==> flow/design.v <==
module milestone1 (
	input logic CLOCK_50_I,                    
	input logic resetn,
	input  logic            M1_en,
	output  logic            M1_end,
	output logic   [17:0]   SRAM_address,
	input  logic   [15:0]   SRAM_read_data,
	output logic   [15:0]   SRAM_write_data,
	output logic            SRAM_we_n
);
typedef enum logic [6:0] {
  S_DELAY1,
	S_IDLE,
	IN_S_0,
	IN_S_1,
	IN_S_2,
	IN_S_3,
	IN_S_4,
	IN_S_5,
	IN_S_6,
	IN_S_7,
	IN_S_8,
	IN_S_9,
	IN_S_10,
	IN_S_11,
	IN_S_12,
	IN_S_13,
	IN_S_14,
	IN_S_15,
	IN_S_16,
	IN_S_17,
	IN_S_18,
	IN_S_19,
	IN_S_20,
	IN_S_21,
	CC_S0_0,
	CC_S0_1,
	CC_S0_2,
	CC_S0_3,
	CC_S0_4,
	CC_S0_5,
	CC_S1_0,
	CC_S1_1,
	CC_S1_2,
	CC_S1_3,
	CC_S1_4,
	CC_S1_5,
	EN_S_0,
	EN_S_1,
	EN_S_2,
	EN_S_3,
	EN_S_4,
	EN_S_5,
	EN_S_6,
	EN_S_7,
	EN_S_8,
	EN_S_9,
	EN_S_10,
	EN_S_11,
	EN_S_12,
	EN_S_13,
	EN_S_14,
	EN_S_15,
	EN_S_16,
	EN_S_17,
	EN_S_18,
	EN_S_19,
	EN_S_20,
	EN_S_21,
	EN_S_22,
	EN_S_23,
	EN_S_24,
	EN_S_25,
	EN_S_26,
	EN_S_27
} M1_state;
M1_state state;
parameter Yaddress = 18'd0,
Uaddress = 18'd38400,
Vaddress = 18'd57600,
RGBaddress = 18'd146944;
logic [17:0] data_counter;
logic [17:0] Y_counter;
logic [17:0] RGB_counter;
logic [17:0] U_counter; 
logic [9:0] Vert_count;
logic [9:0] Hori_count;
logic [15:0] Y;
logic [7:0] U [5:0];
logic [7:0] V [5:0];
logic [7:0] Ytest;
logic [7:0] Utest;
logic [7:0] Vtest;
logic [15:0] UPrime;
logic [15:0] VPrime;
logic [32:0] U_Even;
logic [32:0] U_Odd;
logic [32:0] V_Even;
logic [32:0] V_Odd;
logic [15:0] STORY;
logic [15:0] STORU;
logic [15:0] STORV;
logic [31:0] ans1;
logic [31:0] ans2;
logic [15:0] R;
logic [15:0] G;
logic [15:0] B;
logic [31:0] R0;
logic [31:0] G0;
logic [31:0] B0;
logic [31:0] R1;
logic [31:0] G1;
logic [31:0] B1;
logic [31:0] Mult_op_1, Mult_op_2, Mult_op_3, Mult_op_4, Mult_op_5, Mult_op_6, Mult_op_7, Mult_op_8;
logic [31:0] Mult_result1, Mult_result2, Mult_result3, Mult_result4;
logic [63:0] Mult_result_long1, Mult_result_long2, Mult_result_long3, Mult_result_long4;
assign Mult_result_long1 = Mult_op_1 * Mult_op_2;
assign Mult_result1 = Mult_result_long1[31:0];
assign Mult_result_long2 = Mult_op_3 * Mult_op_4;
assign Mult_result2 = Mult_result_long2[31:0];
assign Mult_result_long3 = Mult_op_5 * Mult_op_6;
assign Mult_result3 = Mult_result_long3[31:0];
assign Mult_result_long4 = Mult_op_7 * Mult_op_8;
assign Mult_result4 = Mult_result_long4[31:0];
always_comb begin
  			Mult_op_1 = 32'd0;
			Mult_op_2 = 32'd0;
			Mult_op_3 = 32'd0;
			Mult_op_4 = 32'd0;
			Mult_op_5 = 32'd0;
			Mult_op_6 = 32'd0;
			Mult_op_7 = 32'd0;
			Mult_op_8 = 32'd0;
	case(state)
		IN_S_5: begin
			Mult_op_1 = {24'd0,U[0]};
			Mult_op_2 = 32'd21;
			Mult_op_3 = {24'd0,V[0]};
			Mult_op_4 = 32'd21;
		end
		IN_S_6: begin
			Mult_op_1 = {24'd0,U[0]};
			Mult_op_2 = 32'd52;
			Mult_op_3 = {24'd0,V[0]};
			Mult_op_4 = 32'd52;
		end
		IN_S_7: begin
			Mult_op_1 = {24'd0,U[0]};
			Mult_op_2 = 32'd159;
			Mult_op_3 = {24'd0,V[0]};
			Mult_op_4 = 32'd159;
		end
		IN_S_8: begin
			Mult_op_1 = {24'd0,U[1]};
			Mult_op_2 = 32'd159;
			Mult_op_3 = {24'd0,V[1]};
			Mult_op_4 = 32'd159;
		end
		IN_S_9: begin
			Mult_op_1 = {24'd0,U[2]};
			Mult_op_2 = 32'd52;
			Mult_op_3 = {24'd0,V[2]};
			Mult_op_4 = 32'd52;
		end
		IN_S_10: begin
			Mult_op_1 = {24'd0,U[3]};
			Mult_op_2 = 32'd21;
			Mult_op_3 = {24'd0,V[3]};
			Mult_op_4 = 32'd21;
			Mult_op_5 = {24'd0,Y[15:8]}-32'd16;
			Mult_op_6 = 32'd76284;
			Mult_op_7 = {24'd0,Y[7:0]}-32'd16;
			Mult_op_8 = 32'd76284;
		end
		IN_S_11: begin
			Mult_op_1 = {24'd0,U[0]};
			Mult_op_2 = 32'd21;
			Mult_op_3 = {24'd0,V[0]};
			Mult_op_4 = 32'd21;
			Mult_op_5 = {24'd0,VPrime[15:8]}-32'd128;
			Mult_op_6 = 32'd104595;
			Mult_op_7 = {24'd0,VPrime[7:0]}-32'd128;
			Mult_op_8 = 32'd104595;
		end
		IN_S_12: begin
			Mult_op_1 = {24'd0,U[0]};
			Mult_op_2 = 32'd52;
			Mult_op_3 = {24'd0,V[0]};
			Mult_op_4 = 32'd52;
			Mult_op_5 = {24'd0,UPrime[15:8]}-32'd128;
			Mult_op_6 = 32'd25624;
			Mult_op_7 = {24'd0,UPrime[7:0]}-32'd128;
			Mult_op_8 = 32'd25624;
		end
		IN_S_13: begin
			Mult_op_1 = {24'd0,U[1]};
			Mult_op_2 = 32'd159;
			Mult_op_3 = {24'd0,V[1]};
			Mult_op_4 = 32'd159;
			Mult_op_5 = {24'd0,VPrime[15:8]}-32'd128;
			Mult_op_6 = 32'd53281;
			Mult_op_7 = {24'd0,VPrime[7:0]}-32'd128;
			Mult_op_8 = 32'd53281;
		end
		IN_S_14: begin
			Mult_op_1 = {24'd0,U[2]};
			Mult_op_2 = 32'd159;
			Mult_op_3 = {24'd0,V[2]};
			Mult_op_4 = 32'd159;
			Mult_op_5 = {24'd0,UPrime[15:8]}-32'd128;
			Mult_op_6 = 32'd132251;
			Mult_op_7 = {24'd0,UPrime[7:0]}-32'd128;
			Mult_op_8 = 32'd132251;;
		end
		IN_S_15: begin
			Mult_op_1 = {24'd0,U[3]};
			Mult_op_2 = 32'd52;
			Mult_op_3 = {24'd0,V[3]};
			Mult_op_4 = 32'd52;
		end
		IN_S_16: begin
			Mult_op_1 = {24'd0,U[4]};
			Mult_op_2 = 32'd21;
			Mult_op_3 = {24'd0,V[4]};
			Mult_op_4 = 32'd21;
			Mult_op_5 = {24'd0,Y[15:8]}-32'd16;
			Mult_op_6 = 32'd76284;
			Mult_op_7 = {24'd0,Y[7:0]}-32'd16;
			Mult_op_8 = 32'd76284;
		end
		IN_S_17: begin
			Mult_op_1 = {24'd0,U[0]};
			Mult_op_2 = 32'd21;
			Mult_op_3 = {24'd0,V[0]};
			Mult_op_4 = 32'd21;
			Mult_op_5 = {24'd0,VPrime[15:8]}-32'd128;
			Mult_op_6 = 32'd104595;
			Mult_op_7 = {24'd0,VPrime[7:0]}-32'd128;
			Mult_op_8 = 32'd104595;
		end
		IN_S_18: begin
			Mult_op_1 = {24'd0,U[1]};
			Mult_op_2 = 32'd52;
			Mult_op_3 = {24'd0,V[1]};
			Mult_op_4 = 32'd52;
			Mult_op_5 = {24'd0,UPrime[15:8]}-32'd128;
			Mult_op_6 = 32'd25624;
			Mult_op_7 = {24'd0,UPrime[7:0]}-32'd128;
			Mult_op_8 = 32'd25624;
		end
		IN_S_19: begin
			Mult_op_1 = {24'd0,U[2]};
			Mult_op_2 = 32'd159;
			Mult_op_3 = {24'd0,V[2]};
			Mult_op_4 = 32'd159;
			Mult_op_5 = {24'd0,VPrime[15:8]}-32'd128;
			Mult_op_6 = 32'd53281;
			Mult_op_7 = {24'd0,VPrime[7:0]}-32'd128;
			Mult_op_8 = 32'd53281;
		end
		IN_S_20: begin
			Mult_op_1 = {24'd0,U[3]};
			Mult_op_2 = 32'd159;
			Mult_op_3 = {24'd0,V[3]};
			Mult_op_4 = 32'd159;
			Mult_op_5 = {24'd0,UPrime[15:8]}-32'd128;
			Mult_op_6 = 32'd132251;
			Mult_op_7 = {24'd0,UPrime[7:0]}-32'd128;
			Mult_op_8 = 32'd132251;
		end
		IN_S_21: begin
			Mult_op_1 = {24'd0,U[4]};
			Mult_op_2 = 32'd52;
			Mult_op_3 = {24'd0,V[4]};
			Mult_op_4 = 32'd52;
		end
		CC_S0_0: begin
			Mult_op_1 = {24'd0,U[5]};
			Mult_op_2 = 32'd21;
			Mult_op_3 = {24'd0,V[5]};
			Mult_op_4 = 32'd21;
			Mult_op_5 = {24'd0,Y[15:8]}-32'd16;
			Mult_op_6 = 32'd76284;
			Mult_op_7 = {24'd0,Y[7:0]}-32'd16;
			Mult_op_8 = 32'd76284;
		end
		CC_S0_1: begin
			Mult_op_1 = {24'd0,U[0]};
			Mult_op_2 = 32'd21;
			Mult_op_3 = {24'd0,V[0]};
			Mult_op_4 = 32'd21;
			Mult_op_5 = {24'd0,VPrime[15:8]}-32'd128;
			Mult_op_6 = 32'd104595;
			Mult_op_7 = {24'd0,VPrime[7:0]}-32'd128;
			Mult_op_8 = 32'd104595;
		end
		CC_S0_2: begin
			Mult_op_1 = {24'd0,U[1]};
			Mult_op_2 = 32'd52;
			Mult_op_3 = {24'd0,V[1]};
			Mult_op_4 = 32'd52;
			Mult_op_5 = {24'd0,UPrime[15:8]}-32'd128;
			Mult_op_6 = 32'd25624;
			Mult_op_7 = {24'd0,UPrime[7:0]}-32'd128;
			Mult_op_8 = 32'd25624;
		end
		CC_S0_3: begin
			Mult_op_1 = {24'd0,U[2]};
			Mult_op_2 = 32'd159;
			Mult_op_3 = {24'd0,V[2]};
			Mult_op_4 = 32'd159;
			Mult_op_5 = {24'd0,VPrime[15:8]}-32'd128;
			Mult_op_6 = 32'd53281;
			Mult_op_7 = {24'd0,VPrime[7:0]}-32'd128;
			Mult_op_8 = 32'd53281;	
		end
		CC_S0_4: begin
			Mult_op_1 = {24'd0,U[3]};
			Mult_op_2 = 32'd159;
			Mult_op_3 = {24'd0,V[3]};
			Mult_op_4 = 32'd159;
			Mult_op_5 = {24'd0,UPrime[15:8]}-32'd128;
			Mult_op_6 = 32'd132251;
			Mult_op_7 = {24'd0,UPrime[7:0]}-32'd128;
			Mult_op_8 = 32'd132251;
		end
		CC_S0_5: begin
			Mult_op_1 = {24'd0,U[4]};
			Mult_op_2 = 32'd52;
			Mult_op_3 = {24'd0,V[4]};
			Mult_op_4 = 32'd52;
		end
		CC_S1_0: begin
			Mult_op_1 = {24'd0,U[5]};
			Mult_op_2 = 32'd21;
			Mult_op_3 = {24'd0,V[5]};
			Mult_op_4 = 32'd21;
			Mult_op_5 = {24'd0,Y[15:8]}-32'd16;
			Mult_op_6 = 32'd76284;
			Mult_op_7 = {24'd0,Y[7:0]}-32'd16;
			Mult_op_8 = 32'd76284;
		end
		CC_S1_1: begin
			Mult_op_1 = {24'd0,U[0]};
			Mult_op_2 = 32'd21;
			Mult_op_3 = {24'd0,V[0]};
			Mult_op_4 = 32'd21;
			Mult_op_5 = {24'd0,VPrime[15:8]}-32'd128;
			Mult_op_6 = 32'd104595;
			Mult_op_7 = {24'd0,VPrime[7:0]}-32'd128;
			Mult_op_8 = 32'd104595;
		end
		CC_S1_2: begin
			Mult_op_1 = {24'd0,U[1]};
			Mult_op_2 = 32'd52;
			Mult_op_3 = {24'd0,V[1]};
			Mult_op_4 = 32'd52;
			Mult_op_5 = {24'd0,UPrime[15:8]}-32'd128;
			Mult_op_6 = 32'd25624;
			Mult_op_7 = {24'd0,UPrime[7:0]}-32'd128;
			Mult_op_8 = 32'd25624;
		end
		CC_S1_3: begin
			Mult_op_1 = {24'd0,U[2]};
			Mult_op_2 = 32'd159;
			Mult_op_3 = {24'd0,V[2]};
			Mult_op_4 = 32'd159;
			Mult_op_5 = {24'd0,VPrime[15:8]}-32'd128;
			Mult_op_6 = 32'd53281;
			Mult_op_7 = {24'd0,VPrime[7:0]}-32'd128;
			Mult_op_8 = 32'd53281;
		end
		CC_S1_4: begin
			Mult_op_1 = {24'd0,U[3]};
			Mult_op_2 = 32'd159;
			Mult_op_3 = {24'd0,V[3]};
			Mult_op_4 = 32'd159;
			Mult_op_5 = {24'd0,UPrime[15:8]}-32'd128;
			Mult_op_6 = 32'd132251;
			Mult_op_7 = {24'd0,UPrime[7:0]}-32'd128;
			Mult_op_8 = 32'd132251;
		end
		CC_S1_5: begin
			Mult_op_1 = {24'd0,U[4]};
			Mult_op_2 = 32'd52;
			Mult_op_3 = {24'd0,V[4]};
			Mult_op_4 = 32'd52;
		end
		EN_S_0: begin
			Mult_op_1 = {24'd0,U[5]};
			Mult_op_2 = 32'd21;
			Mult_op_3 = {24'd0,V[5]};
			Mult_op_4 = 32'd21;
			Mult_op_5 = {24'd0,Y[15:8]}-32'd16;
			Mult_op_6 = 32'd76284;
			Mult_op_7 = {24'd0,Y[7:0]}-32'd16;
			Mult_op_8 = 32'd76284;
		end
		EN_S_1: begin
			Mult_op_1 = {24'd0,U[1]};
			Mult_op_2 = 32'd21;
			Mult_op_3 = {24'd0,V[1]};
			Mult_op_4 = 32'd21;
			Mult_op_5 = {24'd0,VPrime[15:8]}-32'd128;
			Mult_op_6 = 32'd104595;
			Mult_op_7 = {24'd0,VPrime[7:0]}-32'd128;
			Mult_op_8 = 32'd104595;
		end
		EN_S_2: begin
			Mult_op_1 = {24'd0,U[2]};
			Mult_op_2 = 32'd52;
			Mult_op_3 = {24'd0,V[2]};
			Mult_op_4 = 32'd52;
			Mult_op_5 = {24'd0,UPrime[15:8]}-32'd128;
			Mult_op_6 = 32'd25624;
			Mult_op_7 = {24'd0,UPrime[7:0]}-32'd128;
			Mult_op_8 = 32'd25624;
		end
		EN_S_3: begin
			Mult_op_1 = {24'd0,U[3]};
			Mult_op_2 = 32'd159;
			Mult_op_3 = {24'd0,V[3]};
			Mult_op_4 = 32'd159;
			Mult_op_5 = {24'd0,VPrime[15:8]}-32'd128;
			Mult_op_6 = 32'd53281;
			Mult_op_7 = {24'd0,VPrime[7:0]}-32'd128;
			Mult_op_8 = 32'd53281;	
		end
		EN_S_4: begin
			Mult_op_1 = {24'd0,U[4]};
			Mult_op_2 = 32'd159;
			Mult_op_3 = {24'd0,V[4]};
			Mult_op_4 = 32'd159;
			Mult_op_5 = {24'd0,UPrime[15:8]}-32'd128;
			Mult_op_6 = 32'd132251;
			Mult_op_7 = {24'd0,UPrime[7:0]}-32'd128;
			Mult_op_8 = 32'd132251;
		end
		EN_S_5: begin
			Mult_op_1 = {24'd0,U[5]};
			Mult_op_2 = 32'd52;
			Mult_op_3 = {24'd0,V[5]};
			Mult_op_4 = 32'd52;
		end
		EN_S_6: begin
			Mult_op_1 = {24'd0,U[5]};
			Mult_op_2 = 32'd21;
			Mult_op_3 = {24'd0,V[5]};
			Mult_op_4 = 32'd21;
			Mult_op_5 = {24'd0,Y[15:8]}-32'd16;
			Mult_op_6 = 32'd76284;
			Mult_op_7 = {24'd0,Y[7:0]}-32'd16;
			Mult_op_8 = 32'd76284;
		end
		EN_S_7: begin
			Mult_op_1 = {24'd0,U[2]};
			Mult_op_2 = 32'd21;
			Mult_op_3 = {24'd0,V[2]};
			Mult_op_4 = 32'd21;
			Mult_op_5 = {24'd0,VPrime[15:8]}-32'd128;
			Mult_op_6 = 32'd104595;
			Mult_op_7 = {24'd0,VPrime[7:0]}-32'd128;
			Mult_op_8 = 32'd104595;
		end
		EN_S_8: begin
			Mult_op_1 = {24'd0,U[3]};
			Mult_op_2 = 32'd52;
			Mult_op_3 = {24'd0,V[3]};
			Mult_op_4 = 32'd52;
			Mult_op_5 = {24'd0,UPrime[15:8]}-32'd128;
			Mult_op_6 = 32'd25624;
			Mult_op_7 = {24'd0,UPrime[7:0]}-32'd128;
			Mult_op_8 = 32'd25624;
		end
		EN_S_9: begin
			Mult_op_1 = {24'd0,U[4]};
			Mult_op_2 = 32'd159;
			Mult_op_3 = {24'd0,V[4]};
			Mult_op_4 = 32'd159;
			Mult_op_5 = {24'd0,VPrime[15:8]}-32'd128;
			Mult_op_6 = 32'd53281;
			Mult_op_7 = {24'd0,VPrime[7:0]}-32'd128;
			Mult_op_8 = 32'd53281;
		end
		EN_S_10: begin
			Mult_op_1 = {24'd0,U[5]};
			Mult_op_2 = 32'd159;
			Mult_op_3 = {24'd0,V[5]};
			Mult_op_4 = 32'd159;
			Mult_op_5 = {24'd0,UPrime[15:8]}-32'd128;
			Mult_op_6 = 32'd132251;
			Mult_op_7 = {24'd0,UPrime[7:0]}-32'd128;
			Mult_op_8 = 32'd132251;
		end
		EN_S_11: begin
			Mult_op_1 = {24'd0,U[5]};
			Mult_op_2 = 32'd52;
			Mult_op_3 = {24'd0,V[5]};
			Mult_op_4 = 32'd52;
		end
		EN_S_12: begin
			Mult_op_1 = {24'd0,U[5]};
			Mult_op_2 = 32'd21;
			Mult_op_3 = {24'd0,V[5]};
			Mult_op_4 = 32'd21;
			Mult_op_5 = {24'd0,Y[15:8]}-32'd16;
			Mult_op_6 = 32'd76284;
			Mult_op_7 = {24'd0,Y[7:0]}-32'd16;
			Mult_op_8 = 32'd76284;
		end
		EN_S_13: begin
			Mult_op_1 = {24'd0,U[3]};
			Mult_op_2 = 32'd21;
			Mult_op_3 = {24'd0,V[3]};
			Mult_op_4 = 32'd21;
			Mult_op_5 = {24'd0,VPrime[15:8]}-32'd128;
			Mult_op_6 = 32'd104595;
			Mult_op_7 = {24'd0,VPrime[7:0]}-32'd128;
			Mult_op_8 = 32'd104595;
		end
		EN_S_14: begin
			Mult_op_1 = {24'd0,U[4]};
			Mult_op_2 = 32'd52;
			Mult_op_3 = {24'd0,V[4]};
			Mult_op_4 = 32'd52;
			Mult_op_5 = {24'd0,UPrime[15:8]}-32'd128;
			Mult_op_6 = 32'd25624;
			Mult_op_7 = {24'd0,UPrime[7:0]}-32'd128;
			Mult_op_8 = 32'd25624;
		end
		EN_S_15: begin
			Mult_op_1 = {24'd0,U[5]};
			Mult_op_2 = 32'd159;
			Mult_op_3 = {24'd0,V[5]};
			Mult_op_4 = 32'd159;
			Mult_op_5 = {24'd0,VPrime[15:8]}-32'd128;
			Mult_op_6 = 32'd53281;
			Mult_op_7 = {24'd0,VPrime[7:0]}-32'd128;
			Mult_op_8 = 32'd53281;	
			end
		EN_S_16: begin
			Mult_op_1 = {24'd0,U[5]};
			Mult_op_2 = 32'd159;
			Mult_op_3 = {24'd0,V[5]};
			Mult_op_4 = 32'd159;
			Mult_op_5 = {24'd0,UPrime[15:8]}-32'd128;
			Mult_op_6 = 32'd132251;
			Mult_op_7 = {24'd0,UPrime[7:0]}-32'd128;
			Mult_op_8 = 32'd132251;
		end
		EN_S_17: begin
			Mult_op_1 = {24'd0,U[5]};
			Mult_op_2 = 32'd52;
			Mult_op_3 = {24'd0,V[5]};
			Mult_op_4 = 32'd52;
		end
		EN_S_18: begin
			Mult_op_1 = {24'd0,U[5]};
			Mult_op_2 = 32'd21;
			Mult_op_3 = {24'd0,V[5]};
			Mult_op_4 = 32'd21;
			Mult_op_5 = {24'd0,Y[15:8]}-32'd16;
			Mult_op_6 = 32'd76284;
			Mult_op_7 = {24'd0,Y[7:0]}-32'd16;
			Mult_op_8 = 32'd76284;
		end
		EN_S_19: begin
			Mult_op_5 = {24'd0,VPrime[15:8]}-32'd128;
			Mult_op_6 = 32'd104595;
			Mult_op_7 = {24'd0,VPrime[7:0]}-32'd128;
			Mult_op_8 = 32'd104595;
		end
		EN_S_20: begin
			Mult_op_5 = {24'd0,UPrime[15:8]}-32'd128;
			Mult_op_6 = 32'd25624;
			Mult_op_7 = {24'd0,UPrime[7:0]}-32'd128;
			Mult_op_8 = 32'd25624;
		end
		EN_S_21: begin
			Mult_op_5 = {24'd0,VPrime[15:8]}-32'd128;
			Mult_op_6 = 32'd53281;
			Mult_op_7 = {24'd0,VPrime[7:0]}-32'd128;
			Mult_op_8 = 32'd53281;
		end
		EN_S_22: begin
			Mult_op_5 = {24'd0,UPrime[15:8]}-32'd128;
			Mult_op_6 = 32'd132251;
			Mult_op_7 = {24'd0,UPrime[7:0]}-32'd128;
			Mult_op_8 = 32'd132251;
		end
		endcase
	end
	always_ff @ (posedge CLOCK_50_I or negedge resetn) begin
		if (resetn == 1'b0) begin	
			state <= S_IDLE;
			SRAM_we_n <= 1'b1;
			SRAM_write_data <= 16'd0;
			SRAM_address <= 18'd0;
			data_counter <= 18'd0;
			Y_counter <= 18'd0;
			RGB_counter <= 18'd0;
			Vert_count <= 10'd0;
			Hori_count <= 10'd0;
			M1_end <= 1'b0;
			Y <= 16'd0;
			UPrime <= 16'd0; 
			VPrime <= 16'd0;
			STORU <= 16'd0;
			STORV <= 16'd0;
			R <= 16'd0;
			G <= 16'd0;
			B <= 16'd0;
			R0 <= 32'd0;
			G0 <= 32'd0;
			B0 <= 32'd0;
			R1 <= 32'd0;
			G1 <= 32'd0;
			B1 <= 32'd0;
			{U[5], U[4], U[3], U[2], U[1], U[0]} <= 48'd0;
			{V[5], V[4], V[3], V[2], V[1], V[0]} <= 48'd0;
			ans1 <= 32'd0;
			ans2 <= 32'd0;
			end else begin
			case (state)
				S_IDLE: begin		
					if (Hori_count == 10'd319) begin
						Vert_count <= Vert_count + 10'd1;
						Hori_count <= 10'd0;
						data_counter <= data_counter - 18'd1;
					end
					if (Vert_count == 10'd239 && Hori_count == 10'd319) begin
						M1_end <= 1'b1;
					end
					if (M1_en == 1'b1 && M1_end!=1'b1 && !(Vert_count == 10'd239 && Hori_count == 10'd319))
					state <= IN_S_0;	
				end
				S_DELAY1: begin
				  state <= IN_S_0;	
				end
				IN_S_0: begin
				  SRAM_address <= Uaddress + data_counter;
					SRAM_we_n <= 1'b1;
					state <= IN_S_1;
				end
				IN_S_1: begin
				  SRAM_address <= Vaddress + data_counter;
					data_counter <= data_counter +18'd1;
					SRAM_we_n <= 1'b1;
					state <= IN_S_2;
				end
				IN_S_2: begin
				  SRAM_address <= Uaddress + data_counter;
					SRAM_we_n <= 1'b1;
					state <= IN_S_3;
				end
				IN_S_3: begin
				  SRAM_address <= Vaddress + data_counter;
				  data_counter <= data_counter +18'd1;
					SRAM_we_n <= 1'b1;
					U[0] <= SRAM_read_data[15:8];
					U[1] <= SRAM_read_data[7:0];
					state <= IN_S_4;
				end
				IN_S_4: begin
				  SRAM_address <= Yaddress + Y_counter;
					Y_counter <= Y_counter + 18'd1;
					SRAM_we_n <= 1'b1;
					V[0] <= SRAM_read_data[15:8];
					V[1] <= SRAM_read_data[7:0];
					state <= IN_S_5;
				end
				IN_S_5: begin
				  SRAM_address <= Uaddress + data_counter;
					SRAM_we_n <= 1'b1;
					ans1 <= $signed(Mult_result1);
					ans2 <= $signed(Mult_result2);
					U[2] <= SRAM_read_data[15:8];
					U[3] <= SRAM_read_data[7:0];
					state <= IN_S_6;
				end
				IN_S_6: begin
					SRAM_address <= Vaddress + data_counter;
					data_counter <= data_counter +18'd1;
					SRAM_we_n <= 1'b1;
					ans1 <= $signed(ans1-Mult_result1);
					ans2 <= $signed(ans2-Mult_result2);
					V[2] <= SRAM_read_data[15:8];
					V[3] <= SRAM_read_data[7:0];
					state <= IN_S_7;
				end
				IN_S_7: begin
					SRAM_we_n <= 1'b1;
					Y <= SRAM_read_data;
					Ytest <= SRAM_read_data[15:8];
					ans1 <= $signed(ans1+Mult_result1);
					ans2 <= $signed(ans2+Mult_result2);
					state <= IN_S_8;
				end
				IN_S_8: begin
					SRAM_we_n <= 1'b1;
					ans1 <= $signed(ans1+Mult_result1);
					ans2 <= $signed(ans2+Mult_result2);
					U[4] <= SRAM_read_data[15:8];
					U[5] <= SRAM_read_data[7:0];
					state <= IN_S_9;
				end
				IN_S_9: begin
					ans1 <= $signed(ans1-Mult_result1);
					ans2 <= $signed(ans2-Mult_result2);
					V[4] <= SRAM_read_data[15:8];
					V[5] <= SRAM_read_data[7:0];
					state <= IN_S_10;
				end
				IN_S_10: begin
					UPrime[15:8] <= U[0];
					UPrime[7:0] <= $signed(ans1+Mult_result1+8'd128) >>8;
					ans1 <= $signed(ans1+Mult_result1+8'd128) >> 8;
					Utest <= $signed(ans1+Mult_result1+8'd128) >> 8;
					VPrime[15:8] <= V[0];
					VPrime[7:0] <= $signed(ans2+Mult_result2+8'd128) >> 8;			
					ans2 <= $signed(ans2+Mult_result2+8'd128) >> 8;
					Vtest <= $signed(ans2+Mult_result2+8'd128) >> 8;
					R0 <= $signed(Mult_result3);
					G0 <= $signed(Mult_result3);
					B0 <= $signed(Mult_result3);
					R1 <= $signed(Mult_result4);
					G1 <= $signed(Mult_result4);
					B1 <= $signed(Mult_result4);
					state <= IN_S_11;
				end
				IN_S_11: begin
					ans1 <= $signed(Mult_result1);
					ans2 <= $signed(Mult_result2);
					R0 <= $signed(R0 + Mult_result3);
					R1 <= $signed(R1 + Mult_result4);
					state <= IN_S_12;
				end
				IN_S_12: begin
				  SRAM_address <= Yaddress + Y_counter;
					Y_counter <= Y_counter + 18'd1;
					SRAM_we_n <= 1'b1;
					ans1 <= $signed(ans1-Mult_result1);
					ans2 <= $signed(ans2-Mult_result2);
					G0 <= $signed(G0 - Mult_result3);
					G1 <= $signed(G1 - Mult_result4);
					state <= IN_S_13;
				end
				IN_S_13: begin
					SRAM_address <= Yaddress + Y_counter;
					Y_counter <= Y_counter + 18'd1;
					SRAM_we_n <= 1'b1;
					ans1 <= $signed(ans1+Mult_result1);
					ans2 <= $signed(ans2+Mult_result2);
					G0 <= $signed(G0 - Mult_result3);
					G1 <= $signed(G1 - Mult_result4);
					state <= IN_S_14;
				end
				IN_S_14: begin
				  SRAM_address <= Uaddress + data_counter;
					SRAM_we_n <= 1'b1;
					Hori_count <= Hori_count + 10'd1;
					ans1 <= $signed(ans1+Mult_result1);
					ans2 <= $signed(ans2+Mult_result2);
					B0 <= $signed(B0 + Mult_result3);
					B1 <= $signed(B1 + Mult_result4);
					state <= IN_S_15;
				end
				IN_S_15: begin
					SRAM_address <= Vaddress + data_counter;
					data_counter <= data_counter + 18'd1;
					SRAM_we_n <= 1'b1;
					Y <= SRAM_read_data;
					ans1 <= $signed(ans1-Mult_result1);
					ans2 <= $signed(ans2-Mult_result2);
					R[15:8] <= R0[31] ? 8'd0 : |R0[30:24] ? 8'd255 : R0[23:16];
					G[15:8] <= G0[31] ? 8'd0 : |G0[30:24] ? 8'd255 : G0[23:16];
					B[15:8] <= B0[31] ? 8'd0 : |B0[30:24] ? 8'd255 : B0[23:16];
					R[7:0] <= R1[31] ? 8'd0 : |R1[30:24] ? 8'd255 : R1[23:16];
					G[7:0] <= G1[31] ? 8'd0 : |G1[30:24] ? 8'd255 : G1[23:16];
					B[7:0] <= B1[31] ? 8'd0 : |B1[30:24] ? 8'd255 : B1[23:16];
					SRAM_we_n <= 1'b1;
					state <= IN_S_16;
				end
				IN_S_16: begin
					SRAM_address <= RGBaddress + RGB_counter;
					SRAM_write_data <= {R[15:8],G[15:8]};
					RGB_counter <= RGB_counter + 18'd1;
					STORY <= SRAM_read_data;
					UPrime[15:8] <= U[1];
					UPrime[7:0] <= $signed(ans1+Mult_result1+8'd128) >> 8;
					VPrime[15:8] <= V[1];
					VPrime[7:0] <= $signed(ans2+Mult_result2+8'd128) >> 8;			
					R0 <= $signed(Mult_result3);
					G0 <= $signed(Mult_result3);
					B0 <= $signed(Mult_result3);
					R1 <= $signed(Mult_result4);
					G1 <= $signed(Mult_result4);
					B1 <= $signed(Mult_result4);
					SRAM_we_n <= 1'b0;
					state <= IN_S_17;
				end
				IN_S_17: begin
					STORU <= SRAM_read_data;
					SRAM_address <= RGBaddress + RGB_counter;
					SRAM_write_data <= {B[15:8],R[7:0]};
					RGB_counter <= RGB_counter + 18'd1;
					ans1 <= $signed(Mult_result1);
					ans2 <= $signed(Mult_result2);
					R0 <= $signed(R0 + Mult_result3);
					R1 <= $signed(R1 + Mult_result4);
					SRAM_we_n <= 1'b0;
					state <= IN_S_18;
				end
				IN_S_18: begin
					STORV <= SRAM_read_data;
					SRAM_address <= RGBaddress + RGB_counter;
					SRAM_write_data <= {G[7:0],B[7:0]};
					RGB_counter <= RGB_counter + 18'd1;
					ans1 <= $signed(ans1-Mult_result1);
					ans2 <= $signed(ans2-Mult_result2);
					G0 <= $signed(G0 - Mult_result3);
					G1 <= $signed(G1 - Mult_result4);
					SRAM_we_n <= 1'b0;
					state <= IN_S_19;
				end
				IN_S_19: begin
					SRAM_address <= Yaddress + Y_counter;
					Y_counter <= Y_counter + 18'd1;
					SRAM_we_n <= 1'b1;
					Y <= STORY;
					ans1 <= $signed(ans1+Mult_result1);
					ans2 <= $signed(ans2+Mult_result2);
					G0 <= $signed(G0 - Mult_result3);
					G1 <= $signed(G1 - Mult_result4);
					state <= IN_S_20;
				end
				IN_S_20: begin
					SRAM_we_n <= 1'b1;
					ans1 <= $signed(ans1+Mult_result1);
					ans2 <= $signed(ans2+Mult_result2);
					B0 <= $signed(B0 + Mult_result3);
					B1 <= $signed(B1 + Mult_result4);
					state <= IN_S_21;
				end
				IN_S_21: begin
					SRAM_we_n <= 1'b1;
					Hori_count <= Hori_count + 10'd2;
					ans1 <= $signed(ans1-Mult_result1);
					ans2 <= $signed(ans2-Mult_result2);
					R[15:8] <= R0[31] ? 8'd0 : |R0[30:24] ? 8'd255 : R0[23:16];
					G[15:8] <= G0[31] ? 8'd0 : |G0[30:24] ? 8'd255 : G0[23:16];
					B[15:8] <= B0[31] ? 8'd0 : |B0[30:24] ? 8'd255 : B0[23:16];
					R[7:0] <= R1[31] ? 8'd0 : |R1[30:24] ? 8'd255 : R1[23:16];
					G[7:0] <= G1[31] ? 8'd0 : |G1[30:24] ? 8'd255 : G1[23:16];
					B[7:0] <= B1[31] ? 8'd0 : |B1[30:24] ? 8'd255 : B1[23:16];
					Hori_count <= Hori_count + 10'd2;
					state <= CC_S0_0;
					U_counter <= 18'd5;
				end
				CC_S0_0: begin	
					SRAM_address <= RGBaddress + RGB_counter;
					SRAM_write_data <= {R[15:8],G[15:8]};
					RGB_counter <= RGB_counter + 18'd1;
					STORY <= SRAM_read_data;
					UPrime[15:8] <= U[2];
					UPrime[7:0] <= $signed(ans1+Mult_result1+8'd128) >> 8;
					VPrime[15:8] <= V[2];
					VPrime[7:0] <= $signed(ans2+Mult_result2+8'd128) >> 8;			
					R0 <= Mult_result3;
					G0 <= Mult_result3;
					B0 <= Mult_result3;
					R1 <= Mult_result4;
					G1 <= Mult_result4;
					B1 <= Mult_result4;
					U[0] <= U[1];
					U[1] <= U[2];
					U[2] <= U[3];
					U[3] <= U[4];
					U[4] <= U[5];	
					U[5] <= STORU[15:8];
					V[0] <= V[1];
					V[1] <= V[2];
					V[2] <= V[3];
					V[3] <= V[4];
					V[4] <= V[5];	
					V[5] <= STORV[15:8];
					SRAM_we_n <= 1'b0;
					state <= CC_S0_1;	
				end
				CC_S0_1: begin
					Hori_count <= Hori_count + 10'd2;
					SRAM_address <= RGBaddress + RGB_counter;
					SRAM_write_data <= {B[15:8],R[7:0]};
					RGB_counter <= RGB_counter + 18'd1;
					ans1 <= $signed(Mult_result1);
					ans2 <= $signed(Mult_result2);
					R0 <= $signed(R0 + Mult_result3);
					R1 <= $signed(R1 + Mult_result4);
					SRAM_we_n <= 1'b0;
					state <= CC_S0_2;	
				end
				CC_S0_2: begin
					SRAM_address <= RGBaddress + RGB_counter;
					SRAM_write_data <= {G[7:0],B[7:0]};
					RGB_counter <= RGB_counter + 18'd1;
					ans1 <= $signed(ans1-Mult_result1);
					ans2 <= $signed(ans2-Mult_result2);
					G0 <= $signed(G0 - Mult_result3);
					G1 <= $signed(G1 - Mult_result4);
					SRAM_we_n <= 1'b0;
					state <= CC_S0_3;	
				end
				CC_S0_3: begin
					SRAM_address <= Yaddress + Y_counter;
					Y_counter <= Y_counter + 18'd1;
					Y <= STORY;
					SRAM_we_n <= 1'b1;
					ans1 <= $signed(ans1+Mult_result1);
					ans2 <= $signed(ans2+Mult_result2);
					G0 <= $signed(G0 - Mult_result3);
					G1 <= $signed(G1 - Mult_result4);
					state <= CC_S0_4;	
				end
				CC_S0_4: begin
					SRAM_address <= Uaddress + data_counter;
					SRAM_we_n <= 1'b1;
					ans1 <= $signed(ans1+Mult_result1);
					ans2 <= $signed(ans2+Mult_result2);
					B0 <= $signed(B0 + Mult_result3);
					B1 <= $signed(B1 + Mult_result4);
					state <= CC_S0_5;	
				end
				CC_S0_5: begin
					SRAM_address <= Vaddress + data_counter;
					data_counter <= data_counter + 18'd1;
					U_counter <= U_counter + 18'd1;
					SRAM_we_n <= 1'b1;
					ans1 <= $signed(ans1-Mult_result1);
					ans2 <= $signed(ans2-Mult_result2);
					R[15:8] <= R0[31] ? 8'd0 : |R0[30:24] ? 8'd255 : R0[23:16];
					G[15:8] <= G0[31] ? 8'd0 : |G0[30:24] ? 8'd255 : G0[23:16];
					B[15:8] <= B0[31] ? 8'd0 : |B0[30:24] ? 8'd255 : B0[23:16];
					R[7:0] <= R1[31] ? 8'd0 : |R1[30:24] ? 8'd255 : R1[23:16];
					G[7:0] <= G1[31] ? 8'd0 : |G1[30:24] ? 8'd255 : G1[23:16];
					B[7:0] <= B1[31] ? 8'd0 : |B1[30:24] ? 8'd255 : B1[23:16];
					state <= CC_S1_0;	
				end
				CC_S1_0: begin	
					Hori_count <= Hori_count + 10'd2;
					SRAM_address <= RGBaddress + RGB_counter;
					SRAM_write_data <= {R[15:8],G[15:8]};
					RGB_counter <= RGB_counter + 18'd1;
					STORY <= SRAM_read_data;
					UPrime[15:8] <= U[2];
					UPrime[7:0] <= $signed(ans1+Mult_result1+8'd128) >> 8;
					VPrime[15:8] <= V[2];
					VPrime[7:0] <= $signed(ans2+Mult_result2+8'd128) >> 8;			
					R0 <= $signed(Mult_result3);
					G0 <= $signed(Mult_result3);
					B0 <= $signed(Mult_result3);
					R1 <= $signed(Mult_result4);
					G1 <= $signed(Mult_result4);
					B1 <= $signed(Mult_result4);
					U[0] <= U[1];
					U[1] <= U[2];
					U[2] <= U[3];
					U[3] <= U[4];
					U[4] <= U[5];	
					U[5] <= STORU[7:0];
					V[0] <= V[1];
					V[1] <= V[2];
					V[2] <= V[3];
					V[3] <= V[4];
					V[4] <= V[5];	
					V[5] <= STORV[7:0];
					SRAM_we_n <= 1'b0;
					state <= CC_S1_1;	
				end
				CC_S1_1: begin
					STORU <= SRAM_read_data;
					SRAM_address <= RGBaddress + RGB_counter;
					SRAM_write_data <= {B[15:8],R[7:0]};
					RGB_counter <= RGB_counter + 18'd1;
					ans1 <= $signed(Mult_result1);
					ans2 <= $signed(Mult_result2);
					R0 <= $signed(R0 + Mult_result3);
					R1 <= $signed(R1 + Mult_result4);
					SRAM_we_n <= 1'b0;
					state <= CC_S1_2;	
				end
				CC_S1_2: begin
					STORV <= SRAM_read_data;
					SRAM_address <= RGBaddress + RGB_counter;
					SRAM_write_data <= {G[7:0],B[7:0]};
					RGB_counter <= RGB_counter + 18'd1;
					ans1 <= $signed(ans1-Mult_result1);
					ans2 <= $signed(ans2-Mult_result2);
					G0 <= $signed(G0 - Mult_result3);
					G1 <= $signed(G1 - Mult_result4);
					SRAM_we_n <= 1'b0;
					state <= CC_S1_3;	
				end
				CC_S1_3: begin
					SRAM_address <= Yaddress + Y_counter;
					Y_counter <= Y_counter + 18'd1;
					Y <= STORY;
					SRAM_we_n <= 1'b1;
					ans1 <= $signed(ans1+Mult_result1);
					ans2 <= $signed(ans2+Mult_result2);
					G0 <= $signed(G0 - Mult_result3);
					G1 <= $signed(G1 - Mult_result4);
					state <= CC_S1_4;	
				end
				CC_S1_4: begin
					SRAM_we_n <= 1'b1;
					ans1 <= $signed(ans1+Mult_result1);
					ans2 <= $signed(ans2+Mult_result2);
					B0 <= $signed(B0 + Mult_result3);
					B1 <= $signed(B1 + Mult_result4);
					state <= CC_S1_5;	
				end
				CC_S1_5: begin
					ans1 <= $signed(ans1-Mult_result1);
					ans2 <= $signed(ans2-Mult_result2);
					R[15:8] <= R0[31] ? 8'd0 : |R0[30:24] ? 8'd255 : R0[23:16];
					G[15:8] <= G0[31] ? 8'd0 : |G0[30:24] ? 8'd255 : G0[23:16];
					B[15:8] <= B0[31] ? 8'd0 : |B0[30:24] ? 8'd255 : B0[23:16];
					R[7:0] <= R1[31] ? 8'd0 : |R1[30:24] ? 8'd255 : R1[23:16];
					G[7:0] <= G1[31] ? 8'd0 : |G1[30:24] ? 8'd255 : G1[23:16];
					B[7:0] <= B1[31] ? 8'd0 : |B1[30:24] ? 8'd255 : B1[23:16];
					SRAM_we_n <= 1'b1;
					if (Hori_count == 10'd311) 
					   state <= EN_S_0;
					else 
					   state <= CC_S0_0;	
				end
				EN_S_0: begin	
					SRAM_address <= RGBaddress + RGB_counter;
					SRAM_write_data <= {R[15:8],G[15:8]};
					RGB_counter <= RGB_counter + 18'd1;
					STORY <= SRAM_read_data;
					UPrime[15:8] <= U[2];
					UPrime[7:0] <= $signed(ans1+Mult_result1+8'd128) >> 8;
					VPrime[15:8] <= V[2];
					VPrime[7:0] <= $signed(ans2+Mult_result2+8'd128) >> 8;			
					R0 <= $signed(Mult_result3);
					G0 <= $signed(Mult_result3);
					B0 <= $signed(Mult_result3);
					R1 <= $signed(Mult_result4);
					G1 <= $signed(Mult_result4);
					B1 <= $signed(Mult_result4);
					SRAM_we_n <= 1'b0;
					state <= EN_S_1;	
				end
				EN_S_1: begin
					SRAM_address <= RGBaddress + RGB_counter;
					SRAM_write_data <= {B[15:8],R[7:0]};
					RGB_counter <= RGB_counter + 18'd1;
					ans1 <= $signed(Mult_result1);
					ans2 <= $signed(Mult_result2);
					R0 <= $signed(R0 + Mult_result3);
					R1 <= $signed(R1 + Mult_result4);
					SRAM_we_n <= 1'b0;
					state <= EN_S_2;	
				end
				EN_S_2: begin
					SRAM_address <= RGBaddress + RGB_counter;
					SRAM_write_data <= {G[7:0],B[7:0]};
					RGB_counter <= RGB_counter + 18'd1;
					ans1 <= $signed(ans1-Mult_result1);
					ans2 <= $signed(ans2-Mult_result2);
					G0 <= $signed(G0 - Mult_result3);
					G1 <= $signed(G1 - Mult_result4);
					SRAM_we_n <= 1'b0;
					state <= EN_S_3;	
				end
				EN_S_3: begin
					SRAM_address <= Yaddress + Y_counter;
					Y_counter <= Y_counter + 18'd1;
					SRAM_we_n <= 1'b1;
					Y <= STORY;
					ans1 <= $signed(ans1+Mult_result1);
					ans2 <= $signed(ans2+Mult_result2);
					G0 <= $signed(G0 - Mult_result3);
					G1 <= $signed(G1 - Mult_result4);
					state <= EN_S_4;	
				end
				EN_S_4: begin
					SRAM_we_n <= 1'b1;
					ans1 <= $signed(ans1+Mult_result1);
					ans2 <= $signed(ans2+Mult_result2);
					B0 <= $signed(B0 + Mult_result3);
					B1 <= $signed(B1 + Mult_result4);
					state <= EN_S_5;	
				end
				EN_S_5: begin
					Hori_count <= Hori_count + 10'd2;
					SRAM_we_n <= 1'b1;
					ans1 <= $signed(ans1-Mult_result1);
					ans2 <= $signed(ans2-Mult_result2);
					R[15:8] <= R0[31] ? 8'd0 : |R0[30:24] ? 8'd255 : R0[23:16];
					G[15:8] <= G0[31] ? 8'd0 : |G0[30:24] ? 8'd255 : G0[23:16];
					B[15:8] <= B0[31] ? 8'd0 : |B0[30:24] ? 8'd255 : B0[23:16];
					R[7:0] <= R1[31] ? 8'd0 : |R1[30:24] ? 8'd255 : R1[23:16];
					G[7:0] <= G1[31] ? 8'd0 : |G1[30:24] ? 8'd255 : G1[23:16];
					B[7:0] <= B1[31] ? 8'd0 : |B1[30:24] ? 8'd255 : B1[23:16];
					SRAM_we_n <= 1'b1;
					state <= EN_S_6;	
				end
				EN_S_6: begin
					SRAM_address <= RGBaddress + RGB_counter;
					SRAM_write_data <= {R[15:8],G[15:8]};
					RGB_counter <= RGB_counter + 18'd1;
					STORY <= SRAM_read_data;
					UPrime[15:8] <= U[3];
					UPrime[7:0] <= $signed(ans1+Mult_result1+8'd128) >> 8;
					VPrime[15:8] <= V[3];
					VPrime[7:0] <= $signed(ans2+Mult_result2+8'd128) >> 8;			
					R0 <= $signed(Mult_result3);
					G0 <= $signed(Mult_result3);
					B0 <= $signed(Mult_result3);
					R1 <= $signed(Mult_result4);
					G1 <= $signed(Mult_result4);
					B1 <= $signed(Mult_result4);
					SRAM_we_n <= 1'b0;
					state <= EN_S_7;
				end
				EN_S_7: begin
					SRAM_address <= RGBaddress + RGB_counter;
					SRAM_write_data <= {B[15:8],R[7:0]};
					RGB_counter <= RGB_counter + 18'd1;
					ans1 <= $signed(Mult_result1);
					ans2 <= $signed(Mult_result2);
					R0 <= $signed(R0 + Mult_result3);
					R1 <= $signed(R1 + Mult_result4);
					SRAM_we_n <= 1'b0;	
					state <= EN_S_8;
				end
				EN_S_8: begin
					SRAM_address <= RGBaddress + RGB_counter;
					SRAM_write_data <= {G[7:0],B[7:0]};
					RGB_counter <= RGB_counter + 18'd1;
					ans1 <= $signed(ans1-Mult_result1);
					ans2 <= $signed(ans2-Mult_result2);
					G0 <= $signed(G0 - Mult_result3);
					G1 <= $signed(G1 - Mult_result4);
					SRAM_we_n <= 1'b0;	
					state <= EN_S_9;
				end
				EN_S_9: begin
					SRAM_address <= Yaddress + Y_counter;
					Y_counter <= Y_counter + 18'd1;
					SRAM_we_n <= 1'b1;
					Y <= STORY;
					ans1 <= $signed(ans1+Mult_result1);
					ans2 <= $signed(ans2+Mult_result2);
					G0 <= $signed(G0 - Mult_result3);
					G1 <= $signed(G1 - Mult_result4);
					state <= EN_S_10;
				end
				EN_S_10: begin
					SRAM_we_n <= 1'b1;
					ans1 <= $signed(ans1+Mult_result1);
					ans2 <= $signed(ans2+Mult_result2);
					B0 <= $signed(B0 + Mult_result3);
					B1 <= $signed(B1 + Mult_result4);
					state <= EN_S_11;
				end
				EN_S_11: begin
					SRAM_we_n <= 1'b1;
					Hori_count <= Hori_count + 10'd2;
					ans1 <= $signed(ans1-Mult_result1);
					ans2 <= $signed(ans2-Mult_result2);
					R[15:8] <= R0[31] ? 8'd0 : |R0[30:24] ? 8'd255 : R0[23:16];
					G[15:8] <= G0[31] ? 8'd0 : |G0[30:24] ? 8'd255 : G0[23:16];
					B[15:8] <= B0[31] ? 8'd0 : |B0[30:24] ? 8'd255 : B0[23:16];
					R[7:0] <= R1[31] ? 8'd0 : |R1[30:24] ? 8'd255 : R1[23:16];
					G[7:0] <= G1[31] ? 8'd0 : |G1[30:24] ? 8'd255 : G1[23:16];
					B[7:0] <= B1[31] ? 8'd0 : |B1[30:24] ? 8'd255 : B1[23:16];
					state <= EN_S_12;
				end
				EN_S_12: begin
					SRAM_address <= RGBaddress + RGB_counter;
					SRAM_write_data <= {R[15:8],G[15:8]};
					RGB_counter <= RGB_counter + 18'd1;
					STORY <= SRAM_read_data;
					UPrime[15:8] <= U[4];
					UPrime[7:0] <= $signed(ans1+Mult_result1+8'd128) >> 8;
					VPrime[15:8] <= V[4];
					VPrime[7:0] <= $signed(ans2+Mult_result2+8'd128) >> 8;			
					R0 <= $signed(Mult_result3);
					G0 <= $signed(Mult_result3);
					B0 <= $signed(Mult_result3);
					R1 <= $signed(Mult_result4);
					G1 <= $signed(Mult_result4);
					B1 <= $signed(Mult_result4);
					SRAM_we_n <= 1'b0;
					state <= EN_S_13;
				end
				EN_S_13: begin
					SRAM_address <= RGBaddress + RGB_counter;
					SRAM_write_data <= {B[15:8],R[7:0]};
					RGB_counter <= RGB_counter + 18'd1;
					ans1 <= $signed(Mult_result1);
					ans2 <= $signed(Mult_result2);
					R0 <= $signed(R0 + Mult_result3);
					R1 <= $signed(R1 + Mult_result4);
					SRAM_we_n <= 1'b0;
					state <= EN_S_14;
				end
				EN_S_14: begin
					SRAM_address <= RGBaddress + RGB_counter;
					SRAM_write_data <= {G[7:0],B[7:0]};
					RGB_counter <= RGB_counter + 18'd1;
					ans1 <= $signed(ans1-Mult_result1);
					ans2 <= $signed(ans2-Mult_result2);
					G0 <= $signed(G0 - Mult_result3);
					G1 <= $signed(G1 - Mult_result4);
					SRAM_we_n <= 1'b0;
					state <= EN_S_15;
				end
				EN_S_15: begin
					SRAM_we_n <= 1'b1;
					Y <= STORY;
					ans1 <= $signed(ans1+Mult_result1);
					ans2 <= $signed(ans2+Mult_result2);
					G0 <= $signed(G0 - Mult_result3);
					G1 <= $signed(G1 - Mult_result4);
					state <= EN_S_16;
				end
				EN_S_16: begin
					SRAM_we_n <= 1'b1;
					ans1 <= $signed(ans1+Mult_result1);
					ans2 <= $signed(ans2+Mult_result2);
					B0 <= $signed(B0 + Mult_result3);
					B1 <= $signed(B1 + Mult_result4);
					state <= EN_S_17;
				end
				EN_S_17: begin
					SRAM_we_n <= 1'b1;
					ans1 <= $signed(ans1-Mult_result1);
					ans2 <= $signed(ans2-Mult_result2);
					R[15:8] <= R0[31] ? 8'd0 : |R0[30:24] ? 8'd255 : R0[23:16];
					G[15:8] <= G0[31] ? 8'd0 : |G0[30:24] ? 8'd255 : G0[23:16];
					B[15:8] <= B0[31] ? 8'd0 : |B0[30:24] ? 8'd255 : B0[23:16];
					R[7:0] <= R1[31] ? 8'd0 : |R1[30:24] ? 8'd255 : R1[23:16];
					G[7:0] <= G1[31] ? 8'd0 : |G1[30:24] ? 8'd255 : G1[23:16];
					B[7:0] <= B1[31] ? 8'd0 : |B1[30:24] ? 8'd255 : B1[23:16];
					SRAM_we_n <= 1'b1;
					state <= EN_S_18;
				end
				EN_S_18: begin
					SRAM_address <= RGBaddress + RGB_counter;
					SRAM_write_data <= {R[15:8],G[15:8]};
					RGB_counter <= RGB_counter + 18'd1;
					Hori_count <= Hori_count + 10'd2;
					UPrime[15:8] <= U[5];
					UPrime[7:0] <= $signed(ans1+Mult_result1+8'd128) >> 8;
					VPrime[15:8] <= V[5];
					VPrime[7:0] <= $signed(ans2+Mult_result2+8'd128) >> 8;			
					R0 <= $signed(Mult_result3);
					G0 <= $signed(Mult_result3);
					B0 <= $signed(Mult_result3);
					R1 <= $signed(Mult_result4);
					G1 <= $signed(Mult_result4);
					B1 <= $signed(Mult_result4);
					SRAM_we_n <= 1'b0;
					state <= EN_S_19;
				end
				EN_S_19: begin
					SRAM_address <= RGBaddress + RGB_counter;
					SRAM_write_data <= {B[15:8],R[7:0]};
					RGB_counter <= RGB_counter + 18'd1;
					R0 <= $signed(R0 + Mult_result3);
					R1 <= $signed(R1 + Mult_result4);
					SRAM_we_n <= 1'b0;
					state <= EN_S_20;
				end
				EN_S_20: begin
					SRAM_address <= RGBaddress + RGB_counter;
					SRAM_write_data <= {G[7:0],B[7:0]};
					RGB_counter <= RGB_counter + 18'd1;
					G0 <= $signed(G0 - Mult_result3);
					G1 <= $signed(G1 - Mult_result4);
					SRAM_we_n <= 1'b0;
					state <= EN_S_21;
				end
				EN_S_21: begin
					SRAM_we_n <= 1'b1;
					G0 <= $signed(G0 - Mult_result3);
					G1 <= $signed(G1 - Mult_result4);
					state <= EN_S_22;
				end
				EN_S_22: begin
					SRAM_we_n <= 1'b1;
					B0 <= $signed(B0 + Mult_result3);
					B1 <= $signed(B1 + Mult_result4);
					state <= EN_S_23;
				end
				EN_S_23: begin
					Hori_count <= Hori_count + 10'd2;
					SRAM_we_n <= 1'b1;
					R[15:8] <= R0[31] ? 8'd0 : |R0[30:24] ? 8'd255 : R0[23:16];
					G[15:8] <= G0[31] ? 8'd0 : |G0[30:24] ? 8'd255 : G0[23:16];
					B[15:8] <= B0[31] ? 8'd0 : |B0[30:24] ? 8'd255 : B0[23:16];
					R[7:0] <= R1[31] ? 8'd0 : |R1[30:24] ? 8'd255 : R1[23:16];
					G[7:0] <= G1[31] ? 8'd0 : |G1[30:24] ? 8'd255 : G1[23:16];
					B[7:0] <= B1[31] ? 8'd0 : |B1[30:24] ? 8'd255 : B1[23:16];
					SRAM_we_n <= 1'b1;
					state <= EN_S_24;
				end
				EN_S_24: begin
					SRAM_address <= RGBaddress + RGB_counter;
					SRAM_write_data <= {R[15:8],G[15:8]};
					RGB_counter <= RGB_counter + 18'd1;
					SRAM_we_n <= 1'b0;
					state <= EN_S_25;
				end
				EN_S_25: begin
					SRAM_address <= RGBaddress + RGB_counter;
					SRAM_write_data <= {B[15:8],R[7:0]};
					RGB_counter <= RGB_counter + 18'd1;
					SRAM_we_n <= 1'b0;
					state <= EN_S_26;
				end
				EN_S_26: begin
					SRAM_address <= RGBaddress + RGB_counter;
					SRAM_write_data <= {G[7:0],B[7:0]};
					RGB_counter <= RGB_counter + 18'd1;
					SRAM_we_n <= 1'b0;
					state <= EN_S_27;
				end
				EN_S_27: begin
				  SRAM_we_n <= 1'b1;
				  state <= S_IDLE;
				end
				default: state <= S_IDLE;
			endcase
		end
	end
	endmodule
**From RTL to reports: milestone1**

Tool output for the design above, in the order of the flow.
Lines are those of the file above, counted from 1.
Operators carry their Yosys type and port widths (W data, S select, Z words).
The mark n/a stands for no value.

- Design top: milestone1
- Clock input: CLOCK_50_I
- Library: sky130hd
- Corner: tt_025C_1v80

**After elaboration**

Counts by Yosys on the flattened word-level netlist (proc, flatten, opt, wreduce). Print and check cells are left out.

- Output and inout bits: 36
- Register bits after elaboration: 613

- Add/sub/neg operators: 28
- Multiply operators: 4
- Mux-type cells: 57
- Equality and inequality tests: 68
- Reductions and logical operators: 71
- Bitwise gates (word level): 1

Operators with widths:

| cell | count |
|---|---|
| $mul A32 B32 Y32 | 4 |
| $pmux W7 S63 | 1 |
| $pmux W32 S2 | 6 |
| $pmux W32 S4 | 2 |
| $eq A7 B6 Y1 const B | 32 |
| $add A32 B32 Y32 | 6 |
| $pmux W32 S3 | 2 |
| $pmux W8 S6 | 4 |
| $pmux W8 S2 | 10 |
| $mux W8 | 18 |
| $sub A32 B32 Y32 | 4 |
| $eq A7 B5 Y1 const B | 16 |
| $reduce_or A8 Y1 | 13 |
| $reduce_or A16 Y1 | 6 |
| $pmux W18 S5 | 1 |
| $pmux W18 S4 | 1 |
| $pmux W8 S3 | 3 |
| $add A32 B8 Y32 const B | 2 |
| $reduce_or A7 Y1 | 9 |
| $eq A7 B4 Y1 const B | 8 |
| $add A18 B1 Y18 const B | 3 |
| $pmux W16 S3 | 1 |
| $add A16 B18 Y18 const A | 2 |
| $sub A8 B8 Y9 const B | 4 |
| $pmux W18 S2 | 1 |
| $reduce_or A35 Y1 | 1 |
| $pmux W16 S2 | 1 |
| $pmux W10 S3 | 1 |

Not listed: further kinds 32, cells in them 67.

**Logic depth**

Depth = most cells in a row (Yosys ltp): at word level without a register or memory, in the mapped netlist without a sequential cell, where the memories' decode and read muxes count.

- Depth in word-level cells: 7
- ABC_AREA: 0
- Depth in mapped cells: 50

**Netlist**

The flow's flattened synthesis, as Yosys stat reports it; memories are mapped. The netlist is that of the ABC_AREA named above (0 if unset); the other value can give another one.

Cells by type:

| cell | count | area in all (µm²) |
|---|---|---|
| sky130_fd_sc_hd__dfrtp_1 | 595 | 1.49E+04 |
| sky130_fd_sc_hd__fa_1 | 442 | 8.85E+03 |
| sky130_fd_sc_hd__ha_1 | 526 | 6.58E+03 |
| sky130_fd_sc_hd__inv_1 | 869 | 3.26E+03 |
| sky130_fd_sc_hd__a21oi_1 | 579 | 2.9E+03 |
| sky130_fd_sc_hd__nor2_1 | 728 | 2.73E+03 |
| sky130_fd_sc_hd__xnor2_1 | 275 | 2,408.56 |
| sky130_fd_sc_hd__nand2_1 | 623 | 2.34E+03 |
| sky130_fd_sc_hd__o21ai_0 | 345 | 1.73E+03 |
| sky130_fd_sc_hd__xor2_1 | 159 | 1.39E+03 |
| sky130_fd_sc_hd__clkbuf_1 | 281 | 1.05E+03 |
| sky130_fd_sc_hd__mux2i_1 | 98 | 980.941 |
| sky130_fd_sc_hd__a21o_1 | 120 | 900.864 |
| sky130_fd_sc_hd__a22oi_1 | 90 | 675.648 |
| sky130_fd_sc_hd__nand3_1 | 123 | 615.59 |
| sky130_fd_sc_hd__a211oi_1 | 78 | 585.562 |
| sky130_fd_sc_hd__nor3_1 | 114 | 570.547 |
| sky130_fd_sc_hd__a31oi_1 | 90 | 563.04 |

Not listed: further types 98, cells in them 1188.

- Standard cells after synthesis: 7,323
- Buffers: 346
- Flip-flop cells: 612
- Mapped area: 62,712.6 µm²

**Worst setup path after synthesis**

Source: OpenSTA report_checks on the synthesized netlist (no wires, ideal clock, input and output delay 20% of the period each), path of least setup slack; recovery checks are left aside. Register names are those of the netlist, which keeps one name where synthesis merged equal registers.

- Path type: flip-flop to flip-flop
- Start: register state
- End: register G0[31]
- Period: 13.0 ns
- Slack: 1.898 ns
- Arrival: 10.968 ns
- Time at the first pin: 0.000 ns
- Library setup time: 0.135 ns
- Driving pins on the path: 48
- Required time: 12.865 ns
- Path buffers: 3
- Delay of the path: 11.103 ns
- Synthesis period reached: 11.102 ns

"delay of the path" is the arrival time less input delay plus setup time.
"driving pins on the path": output pins that drive a net of the path, with the launching flip-flop's if there is one; two outputs of one cell count as two.
"synthesis period reached" = period - worst setup slack (recovery checks aside). The figure is calculated, with input and output delays left at 20% of the set period.
An end named without its bit number is one bit of that signal or, where synthesis recoded a state register, one of its new flip-flops.
A register here has more assigning lines than the two given.

- Path through: sky130_fd_sc_hd__dfrtp_1 sky130_fd_sc_hd__clkbuf_1 sky130_fd_sc_hd__buf_2 sky130_fd_sc_hd__nor2_1 sky130_fd_sc_hd__nand2_1 sky130_fd_sc_hd__a311o_1 sky130_fd_sc_hd__o2111ai_1 sky130_fd_sc_hd__o31a_1 sky130_fd_sc_hd__clkbuf_1 sky130_fd_sc_hd__nand2_1 sky130_fd_sc_hd__nor4b_1 sky130_fd_sc_hd__nor3_1 sky130_fd_sc_hd__nor2_1 sky130_fd_sc_hd__nor2_1 sky130_fd_sc_hd__fa_1 sky130_fd_sc_hd__inv_1 sky130_fd_sc_hd__fa_1 sky130_fd_sc_hd__fa_1 [... 12 more ...] sky130_fd_sc_hd__nor2_1 sky130_fd_sc_hd__nor2_1 sky130_fd_sc_hd__o21ai_0 sky130_fd_sc_hd__xnor2_1 sky130_fd_sc_hd__ha_1 sky130_fd_sc_hd__a21o_1 sky130_fd_sc_hd__a21o_1 sky130_fd_sc_hd__a21oi_1 sky130_fd_sc_hd__a21oi_1 sky130_fd_sc_hd__o21ai_0 sky130_fd_sc_hd__maj3_2 sky130_fd_sc_hd__maj3_2 sky130_fd_sc_hd__o2111ai_1 sky130_fd_sc_hd__a31oi_1 sky130_fd_sc_hd__maj3_1 sky130_fd_sc_hd__maj3_2 sky130_fd_sc_hd__mux2i_1 sky130_fd_sc_hd__o211ai_1

RTL lines, path after synthesis:

| what | line | RTL |
|---|---|---|
| start: declaration | 77 | `M1_state state;` |
| start: assignment | 595 | `state <= S_IDLE;` |
| start: assignment | 635 | `state <= IN_S_0;` |
| end: assignment | 724 | `G0 <= $signed(Mult_result3);` |
| end: assignment | 744 | `G0 <= $signed(G0 - Mult_result3);` |
| end: declaration | 109 | `logic [31:0] G0;` |

No chain of elaborated cells between the ends is given.

**Path in the finished layout**

Path of least setup slack in the final report of run 1 (OpenROAD, finished layout, wires in). Where an end is a register, its clock arrival counts in the times.

- Path type: flip-flop to flip-flop
- Start: register state
- End: register G1[31]
- Path buffers: 4
- Library setup time: 0.08 ns
- Arrival: 13.24 ns
- Slack: 0.38 ns
- Driving pins on the path: 45
- Required time: 13.62 ns
- Period: 13.0 ns
- Time at the first pin: 0.70 ns

An end named without its bit number is one bit of that signal or, where synthesis recoded a state register, one of its new flip-flops.
A register here has more assigning lines than the two given.

- Path through: sky130_fd_sc_hd__dfrtp_1 sky130_fd_sc_hd__clkbuf_1 sky130_fd_sc_hd__buf_2 sky130_fd_sc_hd__buf_1 sky130_fd_sc_hd__nand2_1 sky130_fd_sc_hd__nor2_4 sky130_fd_sc_hd__nor4_2 sky130_fd_sc_hd__nor2b_4 sky130_fd_sc_hd__nand2_1 sky130_fd_sc_hd__nand3_1 sky130_fd_sc_hd__and2_1 sky130_fd_sc_hd__clkbuf_1 sky130_fd_sc_hd__nor2_2 sky130_fd_sc_hd__nor2_1 sky130_fd_sc_hd__fa_1 sky130_fd_sc_hd__fa_1 sky130_fd_sc_hd__inv_1 sky130_fd_sc_hd__fa_1 [... 9 more ...] sky130_fd_sc_hd__a21oi_1 sky130_fd_sc_hd__o21ai_0 sky130_fd_sc_hd__a21oi_1 sky130_fd_sc_hd__xor2_2 sky130_fd_sc_hd__ha_1 sky130_fd_sc_hd__and3_1 sky130_fd_sc_hd__nand2_1 sky130_fd_sc_hd__nor3_1 sky130_fd_sc_hd__a2bb2o_1 sky130_fd_sc_hd__o41ai_2 sky130_fd_sc_hd__o31ai_1 sky130_fd_sc_hd__maj3_1 sky130_fd_sc_hd__a41o_1 sky130_fd_sc_hd__a221oi_1 sky130_fd_sc_hd__o21ai_1 sky130_fd_sc_hd__maj3_2 sky130_fd_sc_hd__mux2_1 sky130_fd_sc_hd__o211ai_1

RTL lines, path post-layout:

| what | line | RTL |
|---|---|---|
| start: declaration | 77 | `M1_state state;` |
| start: assignment | 595 | `state <= S_IDLE;` |
| start: assignment | 635 | `state <= IN_S_0;` |
| end: assignment | 727 | `G1 <= $signed(Mult_result4);` |
| end: assignment | 745 | `G1 <= $signed(G1 - Mult_result4);` |
| end: declaration | 112 | `logic [31:0] G1;` |

No chain of elaborated cells between the ends is given.

Design milestone1 on sky130hd. What follows are 2 stored runs of the flow, each under its own settings; their order means nothing. The constraints put input and output delay at 20% of the set period each and load the outputs with 0.01 pF.
"achieved period": clock period set for the run, less the worst setup slack. It is reckoned from that one timing run; input and output delays stay at 20% of the period that was set.
"critical path time" = time allowed to the worst setup path (clock period - input delay - output delay, where it has them) - its slack; a late launch clock adds to it, a late capture clock takes from it.

### Run 1

==> flow/run.sh <==
#!/bin/bash
# the make line also repeats the synthesis and layout settings of config.mk as NAME=value (left out here)
make -C /OpenROAD-flow-scripts/flow DESIGN_CONFIG=/design/flow/config.mk WORK_HOME=/design/flow/orfs CLKGATE_MAP_FILE= finish
==> flow/config.mk <==
export PLATFORM = sky130hd
export DESIGN_NAME = milestone1
export DESIGN_NICKNAME = milestone1
export VERILOG_FILES = /design/flow/design.v
export SDC_FILE = /design/flow/constraint.sdc
export NUM_CORES = 4
export LEC_CHECK = 0
export ABC_AREA = 0
export CAP_MARGIN = 30
export CORE_ASPECT_RATIO = 0.89
export CORE_MARGIN = 4
export CORE_UTILIZATION = 38
export GPL_ROUTABILITY_DRIVEN = 0
export GPL_TIMING_DRIVEN = 0
export HOLD_SLACK_MARGIN = 0.28
export MAX_ROUTING_LAYER = met4
export SLEW_MARGIN = 20
export TNS_END_PERCENT = 5
==> flow/constraint.sdc <==
create_clock -name core_clock -period 13.0 [get_ports {CLOCK_50_I}]
set_input_delay 2.6000 -clock core_clock [delete_from_list [all_inputs] [get_ports {CLOCK_50_I}]]
set_output_delay 2.6000 -clock core_clock [all_outputs]
set_load 0.01 [all_outputs]

Results of run 1:
- Cell area after synthesis: 62,712.6 µm²
- Full die area: 171,608.0 µm²
- Standard-cell area of the final layout: 69,548.0 µm²
- Post-route utilization: 0.425
- Setup slack of the worst path: 0.381 ns
- Post-route setup TNS: 0.000 ns
- Worst hold slack in the final report: 0.455 ns
- Achieved period: 12.619 ns
- Critical path time: 12.62 ns
- Critical path type: flip-flop to flip-flop

### Run 2

==> flow/run.sh <==
#!/bin/bash
# the make line also repeats the synthesis and layout settings of config.mk as NAME=value (left out here)
make -C /OpenROAD-flow-scripts/flow DESIGN_CONFIG=/design/flow/config.mk WORK_HOME=/design/flow/orfs CLKGATE_MAP_FILE= finish
==> flow/config.mk <==
export PLATFORM = sky130hd
export DESIGN_NAME = milestone1
export DESIGN_NICKNAME = milestone1
export VERILOG_FILES = /design/flow/design.v
export SDC_FILE = /design/flow/constraint.sdc
export NUM_CORES = 4
export LEC_CHECK = 0
export ABC_AREA = 1
export CAP_MARGIN = 20
export CELL_PAD_IN_SITES_DETAIL_PLACEMENT = 1
export CELL_PAD_IN_SITES_GLOBAL_PLACEMENT = 1
export CORE_ASPECT_RATIO = 1.51
export CORE_MARGIN = 2
export CORE_UTILIZATION = 35
export CTS_CLUSTER_DIAMETER = 326
export CTS_CLUSTER_SIZE = 22
export GPL_ROUTABILITY_DRIVEN = 1
export GPL_TIMING_DRIVEN = 1
export MIN_ROUTING_LAYER = met2
export PLACE_DENSITY_LB_ADDON = 0.05
export SLEW_MARGIN = 20
==> flow/constraint.sdc <==
create_clock -name core_clock -period 9.85 [get_ports {CLOCK_50_I}]
set_input_delay 1.9700 -clock core_clock [delete_from_list [all_inputs] [get_ports {CLOCK_50_I}]]
set_output_delay 1.9700 -clock core_clock [all_outputs]
set_load 0.01 [all_outputs]

Results of run 2:
- Cell area after synthesis: 66,850.4 µm²
- Full die area: 194,588.0 µm²
- Standard-cell area of the final layout: 78,395.2 µm²
- Post-route utilization: 0.412
- Setup slack of the worst path: 0.372 ns
- Post-route setup TNS: 0.000 ns
- Worst hold slack in the final report: 0.482 ns
- Achieved period: 9.478 ns
- Critical path time: 9.48 ns
- Critical path type: flip-flop to flip-flop
